==> flow/design.v <==
module ALU (
  input  logic [31:0] A, B,
  input  logic [3:0] ALUOp,
  output logic [31:0] Result,
  output logic Zero, Carry, Overflow, Negative
);
  logic [32:0] tmp;
  always_comb begin
    tmp = 33'd0;
    Carry = 0;
    Overflow = 0;
    case (ALUOp)
      4'b0000: begin  
        tmp = A + B;
        Result = tmp[31:0];
        Carry = tmp[32];
        Overflow = (~A[31] & ~B[31] & Result[31]) | (A[31] & B[31] & ~Result[31]);
      end
      4'b0001: begin  
        tmp = A - B;
        Result = tmp[31:0];
        Carry = tmp[32];
        Overflow = (A[31] & ~B[31] & ~Result[31]) | (~A[31] & B[31] & Result[31]);
      end
      4'b0010: Result = A & B;
      4'b0011: Result = A | B;
      4'b0100: Result = A ^ B;
      4'b0101: Result = ~A;
      4'b0110: Result = ~B;
      4'b0111: Result = A << B[4:0];
      4'b1000: Result = A >> B[4:0];
      4'b1001: Result = $signed(A) >>> B[4:0];
      default: Result = 32'd0;
    endcase
    Zero = (Result == 0);
    Negative = Result[31];
  end
endmodule
module ALUControl(
  input  logic [6:0] funct7,
  input  logic [2:0] funct3,
  input  logic [6:0] opcode,
  output logic [3:0] ALUOp
);
  always_comb begin
    case (opcode)
      7'b0110011: begin  
        case ({funct7, funct3})
          10'b0000000_000: ALUOp = 4'b0000;  
          10'b0100000_000: ALUOp = 4'b0001;  
          10'b0000000_111: ALUOp = 4'b0010;  
          10'b0000000_110: ALUOp = 4'b0011;  
          10'b0000000_100: ALUOp = 4'b0100;  
          10'b0000000_001: ALUOp = 4'b0111;  
          10'b0000000_101: ALUOp = 4'b1000;  
          10'b0100000_101: ALUOp = 4'b1001;  
          default: ALUOp = 4'b1111;
        endcase
      end
      default: ALUOp = 4'b1111;
    endcase
  end
endmodule
module InstructionDecoder(
  input  logic [31:0] instruction,
  output logic [6:0]  opcode,
  output logic [4:0]  rd,
  output logic [2:0]  funct3,
  output logic [4:0]  rs1,
  output logic [4:0]  rs2,
  output logic [6:0]  funct7
);
  assign opcode = instruction[6:0];
  assign rd     = instruction[11:7];
  assign funct3 = instruction[14:12];
  assign rs1    = instruction[19:15];
  assign rs2    = instruction[24:20];
  assign funct7 = instruction[31:25];
endmodule
module ALU_Pipeline(
  input  logic clk, rst,
  input  logic [31:0] A_in, B_in,
  input  logic [31:0] instr_in,
  output logic [31:0] Result_out,
  output logic Zero_out, Carry_out, Overflow_out, Negative_out
);
  logic [31:0] A_reg, B_reg;
  logic [3:0]  ALUOp;
  logic [31:0] instr_reg;
  logic [6:0] opcode, funct7;
  logic [4:0] rd, rs1, rs2;
  logic [2:0] funct3;
  logic [31:0] Result_comb;
  logic Zero_comb, Carry_comb, Overflow_comb, Negative_comb;
  always_ff @(posedge clk or posedge rst) begin
    if (rst) begin
      A_reg <= 0;
      B_reg <= 0;
      instr_reg <= 0;
    end else begin
      A_reg <= A_in;
      B_reg <= B_in;
      instr_reg <= instr_in;
    end
  end
  InstructionDecoder decoder (
    .instruction(instr_reg),
    .opcode(opcode),
    .rd(rd),
    .funct3(funct3),
    .rs1(rs1),
    .rs2(rs2),
    .funct7(funct7)
  );
  ALUControl control (
    .opcode(opcode),
    .funct3(funct3),
    .funct7(funct7),
    .ALUOp(ALUOp)
  );
  ALU alu_inst (
    .A(A_reg),
    .B(B_reg),
    .ALUOp(ALUOp),
    .Result(Result_comb),
    .Zero(Zero_comb),
    .Carry(Carry_comb),
    .Overflow(Overflow_comb),
    .Negative(Negative_comb)
  );
  always_ff @(posedge clk or posedge rst) begin
    if (rst) begin
      Result_out <= 0;
      Zero_out <= 0;
      Carry_out <= 0;
      Overflow_out <= 0;
      Negative_out <= 0;
    end else begin
      Result_out <= Result_comb;
      Zero_out <= Zero_comb;
      Carry_out <= Carry_comb;
      Overflow_out <= Overflow_comb;
      Negative_out <= Negative_comb;
    end
  end
endmodule
Lab notebook: ALU_Pipeline

**Tool chain data of ALU_Pipeline**

Module ALU_Pipeline before and after one edit of its RTL, step after step.
"before" refers to lines of the RTL above, "after" to lines of the edited file.
"difference": "after" minus "before" as printed here. "rel. change": 100 x difference / "before".
Operators carry their Yosys type and port widths (W data, S select, Z words).
The mark -- stands for no value.

- Top module: ALU_Pipeline
- Clock input: clk
- Cell library: sky130hd
- Timing corner: tt_025C_1v80

**Diff**

The edit as a unified diff against the file above.
A script made this edit. It changes what the design does and was not meant as an optimisation.

```diff
@@ -15,5 +15,5 @@
         Result = tmp[31:0];
         Carry = tmp[32];
-        Overflow = (~A[31] & ~B[31] & Result[31]) | (A[31] & B[31] & ~Result[31]);
+        Overflow = (~A[31] & ~B[31] & Result[31]) | ((A[31] & B[31]) + ~Result[31]);
       end
       4'b0001: begin  
```

**Word-level counts**

Counts by Yosys on the flattened word-level netlist (proc, flatten, opt, wreduce; memories kept). Register bits leave out memories and registers merged into their read ports (data or address); mux counts leave out enables and synchronous resets folded into registers. Print and check cells are left out. Cells with the same type and inputs are merged into one.

Cells by class:

| element | before | after | difference | rel. change (%) |
|---|---|---|---|---|
| equality and inequality tests | 17 | 17 | 0 | 0.00 |
| multipliers | 0 | 0 | 0 | -- |
| divide/modulo/power cells | 0 | 0 | 0 | -- |
| add/subtract/negate cells | 2 | 3 | +1 | +50.00 |
| reductions and logical operators | 3 | 3 | 0 | 0.00 |
| bitwise gates (word level) | 19 | 18 | -1 | -5.26 |
| shifts and indexed selects | 3 | 3 | 0 | 0.00 |
| mux-type cells | 5 | 5 | 0 | 0.00 |
| magnitude comparators | 0 | 0 | 0 | -- |

Operators with widths:

| cell | before | after | difference | rel. change (%) |
|---|---|---|---|---|
| $and A1 B1 Y1 | 8 | 7 | -1 | -12.50 |
| $add A1 B1 Y1 | 0 | 1 | +1 | -- |

Operator kinds equal on both sides are left out: 26.

Bit counts:

| element | before | after | difference | rel. change (%) |
|---|---|---|---|---|
| bits in registers | 132 | 132 | 0 | 0.00 |
| word width x clocked read ports | 0 | 0 | 0 | -- |
| bits in read-only memories | 0 | 0 | 0 | -- |
| bits in latches | 0 | 0 | 0 | -- |
| bits of input ports | 98 | 98 | 0 | 0.00 |
| memory cells | 0 | 0 | 0 | -- |
| memory bits (writable) | 0 | 0 | 0 | -- |

**Depth**

Longest topological path by Yosys (ltp), each cell counted once; first at word level (registers and memories cut), then after technology mapping (sequential cells cut; the memories' decode and read muxes count).

Depth:

| element | before | after | difference | rel. change (%) |
|---|---|---|---|---|
| depth after elaboration | 6 | 6 | 0 | 0.00 |
| ABC_AREA | 0 | 0 | -- | -- |
| depth in mapped cells | 20 | 20 | 0 | 0.00 |
| mapped depth without buffers | 15 | 16 | +1 | +6.67 |

**Netlist**

Yosys stat after the flow's synthesis: flattened, memories mapped to cells. It holds for the ABC_AREA given above (unset counts as 0); a run with the other value may have another netlist.

Cell types:

| cell | before | after | difference | rel. change (%) |
|---|---|---|---|---|
| sky130_fd_sc_hd__a211oi_1 | 9 | 32 | +23 | +255.56 |
| sky130_fd_sc_hd__a21oi_1 | 125 | 105 | -20 | -16.00 |
| sky130_fd_sc_hd__mux2_2 | 34 | 15 | -19 | -55.88 |
| sky130_fd_sc_hd__nor3_1 | 41 | 25 | -16 | -39.02 |
| sky130_fd_sc_hd__nor2_1 | 141 | 152 | +11 | +7.80 |
| sky130_fd_sc_hd__nand2_1 | 158 | 149 | -9 | -5.70 |
| sky130_fd_sc_hd__a31oi_1 | 19 | 10 | -9 | -47.37 |
| sky130_fd_sc_hd__nand2b_1 | 12 | 21 | +9 | +75.00 |
| sky130_fd_sc_hd__a21o_1 | 21 | 13 | -8 | -38.10 |
| sky130_fd_sc_hd__a22oi_1 | 21 | 13 | -8 | -38.10 |
| sky130_fd_sc_hd__a32oi_1 | 3 | 11 | +8 | +266.67 |
| sky130_fd_sc_hd__a221oi_1 | 14 | 21 | +7 | +50.00 |
| sky130_fd_sc_hd__or4_1 | 12 | 5 | -7 | -58.33 |
| sky130_fd_sc_hd__or2_2 | 5 | 12 | +7 | +140.00 |
| sky130_fd_sc_hd__o22ai_1 | 22 | 16 | -6 | -27.27 |
| sky130_fd_sc_hd__o221ai_1 | 15 | 21 | +6 | +40.00 |
| sky130_fd_sc_hd__and2_1 | 14 | 8 | -6 | -42.86 |
| sky130_fd_sc_hd__buf_6 | 9 | 3 | -6 | -66.67 |

Cell types equal on both sides are left out: 15.
Not every row of either side is listed.

Mapped netlist:

| element | before | after | difference | rel. change (%) |
|---|---|---|---|---|
| buffers | 136 | 126 | -10 | -7.35 |
| cell count | 1,627 | 1,592 | -35 | -2.15 |
| cell area after synthesis (mm2) | 0.0134592 | 0.0130926 | -0.0003666 | -2.72 |
| flip-flop cells | 116 | 116 | 0 | 0.00 |

By module: a second synthesis without flattening, with its own total; a netlist apart from the flattened one above.

Unflattened totals:

| element | before | after | difference | rel. change (%) |
|---|---|---|---|---|
| cells (unflattened synthesis) | 1,586 | 1,646 | +60 | +3.78 |
| area total of the unflattened synthesis (mm2) | 0.0134166 | 0.0135292 | +0.0001126 | +0.84 |

Each row is one instance without its submodules.

Modules, before:

| module | area (mm2) | times used | cells |
|---|---|---|---|
| ALU | 0.0097431 | 1 | 1,401 |
| ALU_Pipeline | 0.0033069 | 1 | 133 |
| InstructionDecoder | 0.0002402 | 1 | 32 |
| ALUControl | 0.0001264 | 1 | 20 |

Modules, after:

| module | area (mm2) | times used | cells |
|---|---|---|---|
| ALU | 0.0098557 | 1 | 1,461 |
| ALU_Pipeline | 0.0033069 | 1 | 133 |
| InstructionDecoder | 0.0002402 | 1 | 32 |
| ALUControl | 0.0001264 | 1 | 20 |

**Path before layout**

OpenSTA on the mapped netlist: ideal clock, no wires. The path of least setup slack (recovery checks aside). Input and output delay are each 20% of the period. Register names are those of the netlist, which keeps one name where synthesis merged equal registers.

Path post-synthesis:

| element | before | after | difference | rel. change (%) |
|---|---|---|---|---|
| path kind | reg2reg | reg2reg | -- | -- |
| start | register B_reg[3] | register B_reg[2] | -- | -- |
| end | register Zero_out | register Zero_out | -- | -- |
| data required time (ps) | 6,904 | 6,899 | -5 | -0.07 |
| path delay (ps) | 5,374 | 5,544 | +170 | +3.16 |
| arrival time (ps) | 5,278 | 5,443 | +165 | +3.13 |
| path buffers | 5 | 6 | +1 | +20.00 |
| period (ps) | 7,000 | 7,000 | 0 | 0.00 |
| setup slack (ps) | 1,627 | 1,457 | -170 | -- |
| stages on the path | 18 | 21 | +3 | +16.67 |
| period reached after synthesis (ps) | 5,373 | 5,543 | +170 | +3.16 |

"path delay" = arrival - input delay + setup time.
"stages on the path" counts driving pins, that of a launching flip-flop among them; a cell with two outputs on the path counts twice.
"period reached after synthesis" = period - worst setup slack (recovery checks aside). The figure is calculated, with input and output delays left at 20% of the set period.
Between the ends stands the longest chain of elaborated cells between them, by number of cells; it is not shown to be the way that was timed. Of several equally long chains one is given.
Each line given opens the expression or statement behind the cell; cells for indexed reads and writes are added by Yosys, which also makes memories of some case tables.

Between the ends, post-synthesis, before:
- Cells stage by stage: sky130_fd_sc_hd__dfrtp_1 > sky130_fd_sc_hd__buf_2 > sky130_fd_sc_hd__inv_1 > sky130_fd_sc_hd__buf_1 > sky130_fd_sc_hd__buf_1 > sky130_fd_sc_hd__buf_1 > sky130_fd_sc_hd__ha_1 > sky130_fd_sc_hd__clkbuf_1 > sky130_fd_sc_hd__o41ai_2 > sky130_fd_sc_hd__a21boi_0 > sky130_fd_sc_hd__o311ai_0 > sky130_fd_sc_hd__xor2_1 > sky130_fd_sc_hd__o221ai_1 > sky130_fd_sc_hd__or4_1 > sky130_fd_sc_hd__or4_1 > sky130_fd_sc_hd__or4_1 > sky130_fd_sc_hd__or4_1 > sky130_fd_sc_hd__nor4_2
- Length of the longest elaborated chain: 3
- Elaborated cells on any way between the ends: 11
- RTL lines with such cells: 11
- Those cells by class: 2 x add/sub; 3 x shift; 1 x mux; 4 x logic; 1 x reduce/logical

RTL lines, path post-synthesis, before:

| element | line | RTL |
|---|---|---|
| start, declared | 87 | `logic [31:0] A_reg, B_reg;` |
| start, assigned | 98 | `B_reg <= 0;` |
| start, assigned | 102 | `B_reg <= B_in;` |
| $sub A32 B32 Y33 | 20 | `tmp = A - B;` |
| $pmux W32 S10 | 12 | `case (ALUOp)` |
| $logic_not A32 Y1 | 35 | `Zero = (Result == 0);` |
| end, assigned | 134 | `Zero_out <= 0;` |
| end, assigned | 140 | `Zero_out <= Zero_comb;` |
| end, declared | 85 | `output logic Zero_out, Carry_out, Overflow_out, Negative_out` |

Between the ends, post-synthesis, after:
- Cells stage by stage: sky130_fd_sc_hd__dfrtp_1 > sky130_fd_sc_hd__buf_2 > sky130_fd_sc_hd__inv_2 > sky130_fd_sc_hd__buf_1 > sky130_fd_sc_hd__clkbuf_1 > sky130_fd_sc_hd__clkbuf_1 > sky130_fd_sc_hd__clkbuf_1 > sky130_fd_sc_hd__ha_1 > sky130_fd_sc_hd__clkbuf_1 > sky130_fd_sc_hd__a21o_1 > sky130_fd_sc_hd__a221o_1 > sky130_fd_sc_hd__a21oi_1 > sky130_fd_sc_hd__xor2_1 > sky130_fd_sc_hd__nor2_1 > sky130_fd_sc_hd__a2111o_1 > sky130_fd_sc_hd__or4_1 > sky130_fd_sc_hd__or3_1 > sky130_fd_sc_hd__nor4_2 > sky130_fd_sc_hd__nand4_1 > sky130_fd_sc_hd__or4b_1 > sky130_fd_sc_hd__nor4_1
- Length of the longest elaborated chain: 3
- Elaborated cells on any way between the ends: 11
- RTL lines with such cells: 11
- Those cells by class: 2 x add/sub; 3 x shift; 1 x mux; 4 x logic; 1 x reduce/logical

RTL lines, path post-synthesis, after:

| element | line | RTL |
|---|---|---|
| start, declared | 87 | `logic [31:0] A_reg, B_reg;` |
| start, assigned | 98 | `B_reg <= 0;` |
| start, assigned | 102 | `B_reg <= B_in;` |
| $sub A32 B32 Y33 | 20 | `tmp = A - B;` |
| $pmux W32 S10 | 12 | `case (ALUOp)` |
| $logic_not A32 Y1 | 35 | `Zero = (Result == 0);` |
| end, assigned | 134 | `Zero_out <= 0;` |
| end, assigned | 140 | `Zero_out <= Zero_comb;` |
| end, declared | 85 | `output logic Zero_out, Carry_out, Overflow_out, Negative_out` |

**Worst path after layout**

Path of least setup slack in the final report of the runs of pair A (OpenROAD, finished layout, wires in). Where an end is a register, its clock arrival counts in the times.
The path's times are printed in steps of 10 ps; the period is the one set.

Path post-layout:

| element | before | after | difference | rel. change (%) |
|---|---|---|---|---|
| path kind | reg2reg | reg2reg | -- | -- |
| start | register B_reg[0] | register A_reg[4] | -- | -- |
| end | register Zero_out | register Zero_out | -- | -- |
| period (ps) | 5,970 | 5,970 | 0 | 0.00 |
| arrival time (ps) | 5,850 | 5,630 | -220 | -3.76 |
| stages on the path | 15 | 17 | +2 | +13.33 |
| setup slack (ps) | 490 | 700 | +210 | -- |
| path buffers | 0 | 2 | +2 | -- |
| data required time (ps) | 6,340 | 6,320 | -20 | -0.32 |

Between the ends stands the longest chain of elaborated cells between them, by number of cells; it is not shown to be the way that was timed. Of several equally long chains one is given.

Between the ends, post-layout, before:
- Cells stage by stage: sky130_fd_sc_hd__dfrtp_2 > sky130_fd_sc_hd__inv_1 > sky130_fd_sc_hd__ha_1 > sky130_fd_sc_hd__nand2_1 > sky130_fd_sc_hd__o21ai_0 > sky130_fd_sc_hd__a222oi_1 > sky130_fd_sc_hd__o2111ai_1 > sky130_fd_sc_hd__a2111oi_0 > sky130_fd_sc_hd__o21ai_0 > sky130_fd_sc_hd__nor4_1 > sky130_fd_sc_hd__nand4bb_1 > sky130_fd_sc_hd__or4_1 > sky130_fd_sc_hd__or4_1 > sky130_fd_sc_hd__or4_1 > sky130_fd_sc_hd__nor4_2
- Length of the longest elaborated chain: 3
- Elaborated cells on any way between the ends: 11
- RTL lines with such cells: 11
- Those cells by class: 2 x add/sub; 3 x shift; 1 x mux; 4 x logic; 1 x reduce/logical

RTL lines, path post-layout, before:

| element | line | RTL |
|---|---|---|
| start, declared | 87 | `logic [31:0] A_reg, B_reg;` |
| start, assigned | 98 | `B_reg <= 0;` |
| start, assigned | 102 | `B_reg <= B_in;` |
| $sub A32 B32 Y33 | 20 | `tmp = A - B;` |
| $pmux W32 S10 | 12 | `case (ALUOp)` |
| $logic_not A32 Y1 | 35 | `Zero = (Result == 0);` |
| end, assigned | 134 | `Zero_out <= 0;` |
| end, assigned | 140 | `Zero_out <= Zero_comb;` |
| end, declared | 85 | `output logic Zero_out, Carry_out, Overflow_out, Negative_out` |

Between the ends, post-layout, after:
- Cells stage by stage: sky130_fd_sc_hd__dfrtp_1 > sky130_fd_sc_hd__inv_1 > sky130_fd_sc_hd__ha_1 > sky130_fd_sc_hd__nor2_1 > sky130_fd_sc_hd__o311ai_0 > sky130_fd_sc_hd__buf_4 > sky130_fd_sc_hd__a2bb2oi_1 > sky130_fd_sc_hd__a221oi_1 > sky130_fd_sc_hd__buf_4 > sky130_fd_sc_hd__o41a_1 > sky130_fd_sc_hd__o31a_1 > sky130_fd_sc_hd__xnor2_1 > sky130_fd_sc_hd__a221oi_1 > sky130_fd_sc_hd__o21ai_0 > sky130_fd_sc_hd__nor2_1 > sky130_fd_sc_hd__or4b_1 > sky130_fd_sc_hd__nor4_1
- Length of the longest elaborated chain: 3
- Elaborated cells on any way between the ends: 11
- RTL lines with such cells: 11
- Those cells by class: 2 x add/sub; 3 x shift; 1 x mux; 4 x logic; 1 x reduce/logical

RTL lines, path post-layout, after:

| element | line | RTL |
|---|---|---|
| start, declared | 87 | `logic [31:0] A_reg, B_reg;` |
| start, assigned | 97 | `A_reg <= 0;` |
| start, assigned | 101 | `A_reg <= A_in;` |
| $sub A32 B32 Y33 | 20 | `tmp = A - B;` |
| $pmux W32 S10 | 12 | `case (ALUOp)` |
| $logic_not A32 Y1 | 35 | `Zero = (Result == 0);` |
| end, assigned | 134 | `Zero_out <= 0;` |
| end, assigned | 140 | `Zero_out <= Zero_comb;` |
| end, declared | 85 | `output logic Zero_out, Carry_out, Overflow_out, Negative_out` |

**Measured runs**

Both versions went through the flow (Yosys, OpenROAD) with the same settings in each pair. Constraints: input delay and output delay 20% of the set period each, output load 0.01 pF.

Flow settings, pair A:
- CORE_UTILIZATION: 40
- period_ns: 5.97
- CAP_MARGIN: 20
- CORE_MARGIN: 2
- SLEW_MARGIN: 20

Measured results, pair A:

| element | before | after | difference | rel. change (%) |
|---|---|---|---|---|
| achieved clock period (ps) | 5,480 | 5,272 | -208 | -3.80 |
| worst setup slack after layout (ps) | 490 | 698 | +208 | -- |
| final utilization | 0.468 | 0.477 | +0.009 | -- |
| total design power (µW) | 2,928 | 3,049 | +121 | +4.13 |
| chip area in the Yosys report (mm2) | 0.0134592 | 0.0130926 | -0.0003666 | -2.72 |
| std-cell area (final layout) (mm2) | 0.0156312 | 0.0154523 | -0.0001789 | -1.14 |
| final setup TNS (ps) | 0 | 0 | 0 | -- |
| smallest hold slack (ps) | 770 | 758 | -12 | -- |
| full die area (mm2) | 0.0351319 | 0.0341954 | -0.0009365 | -2.67 |

Flow settings, pair B:
- ABC_AREA: 0
- CELL_PAD_IN_SITES_DETAIL_PLACEMENT: 2
- CELL_PAD_IN_SITES_GLOBAL_PLACEMENT: 1
- CORE_MARGIN: 8
- CORE_UTILIZATION: 36
- MAX_ROUTING_LAYER: met5
- PLACE_DENSITY_LB_ADDON: 0.11
- SETUP_SLACK_MARGIN: 2.45
- TNS_END_PERCENT: 45
- period_ns: 8.92
- CAP_MARGIN: 20
- SLEW_MARGIN: 20

Measured results, pair B:

| element | before | after | difference | rel. change (%) |
|---|---|---|---|---|
| achieved clock period (ps) | 6,242 | 6,310 | +68 | +1.09 |
| worst setup slack after layout (ps) | 2,678 | 2,610 | -68 | -- |
| final utilization | 0.413 | 0.421 | +0.008 | -- |
| total design power (µW) | 1,996 | 2,027 | +31 | +1.55 |
| chip area in the Yosys report (mm2) | 0.0134592 | 0.0130926 | -0.0003666 | -2.72 |
| std-cell area (final layout) (mm2) | 0.015366 | 0.0152409 | -0.0001251 | -0.81 |
| final setup TNS (ps) | 0 | 0 | 0 | -- |
| smallest hold slack (ps) | 783 | 789 | +6 | -- |
| full die area (mm2) | 0.0438295 | 0.042727 | -0.0011025 | -2.52 |

"achieved clock period" is the run's clock period less its worst setup slack. It is reckoned from that one timing run; input and output delays stay at 20% of the period that was set.
"total design power" rests on the timing tool's default activity at the inputs, not on a simulated workload.
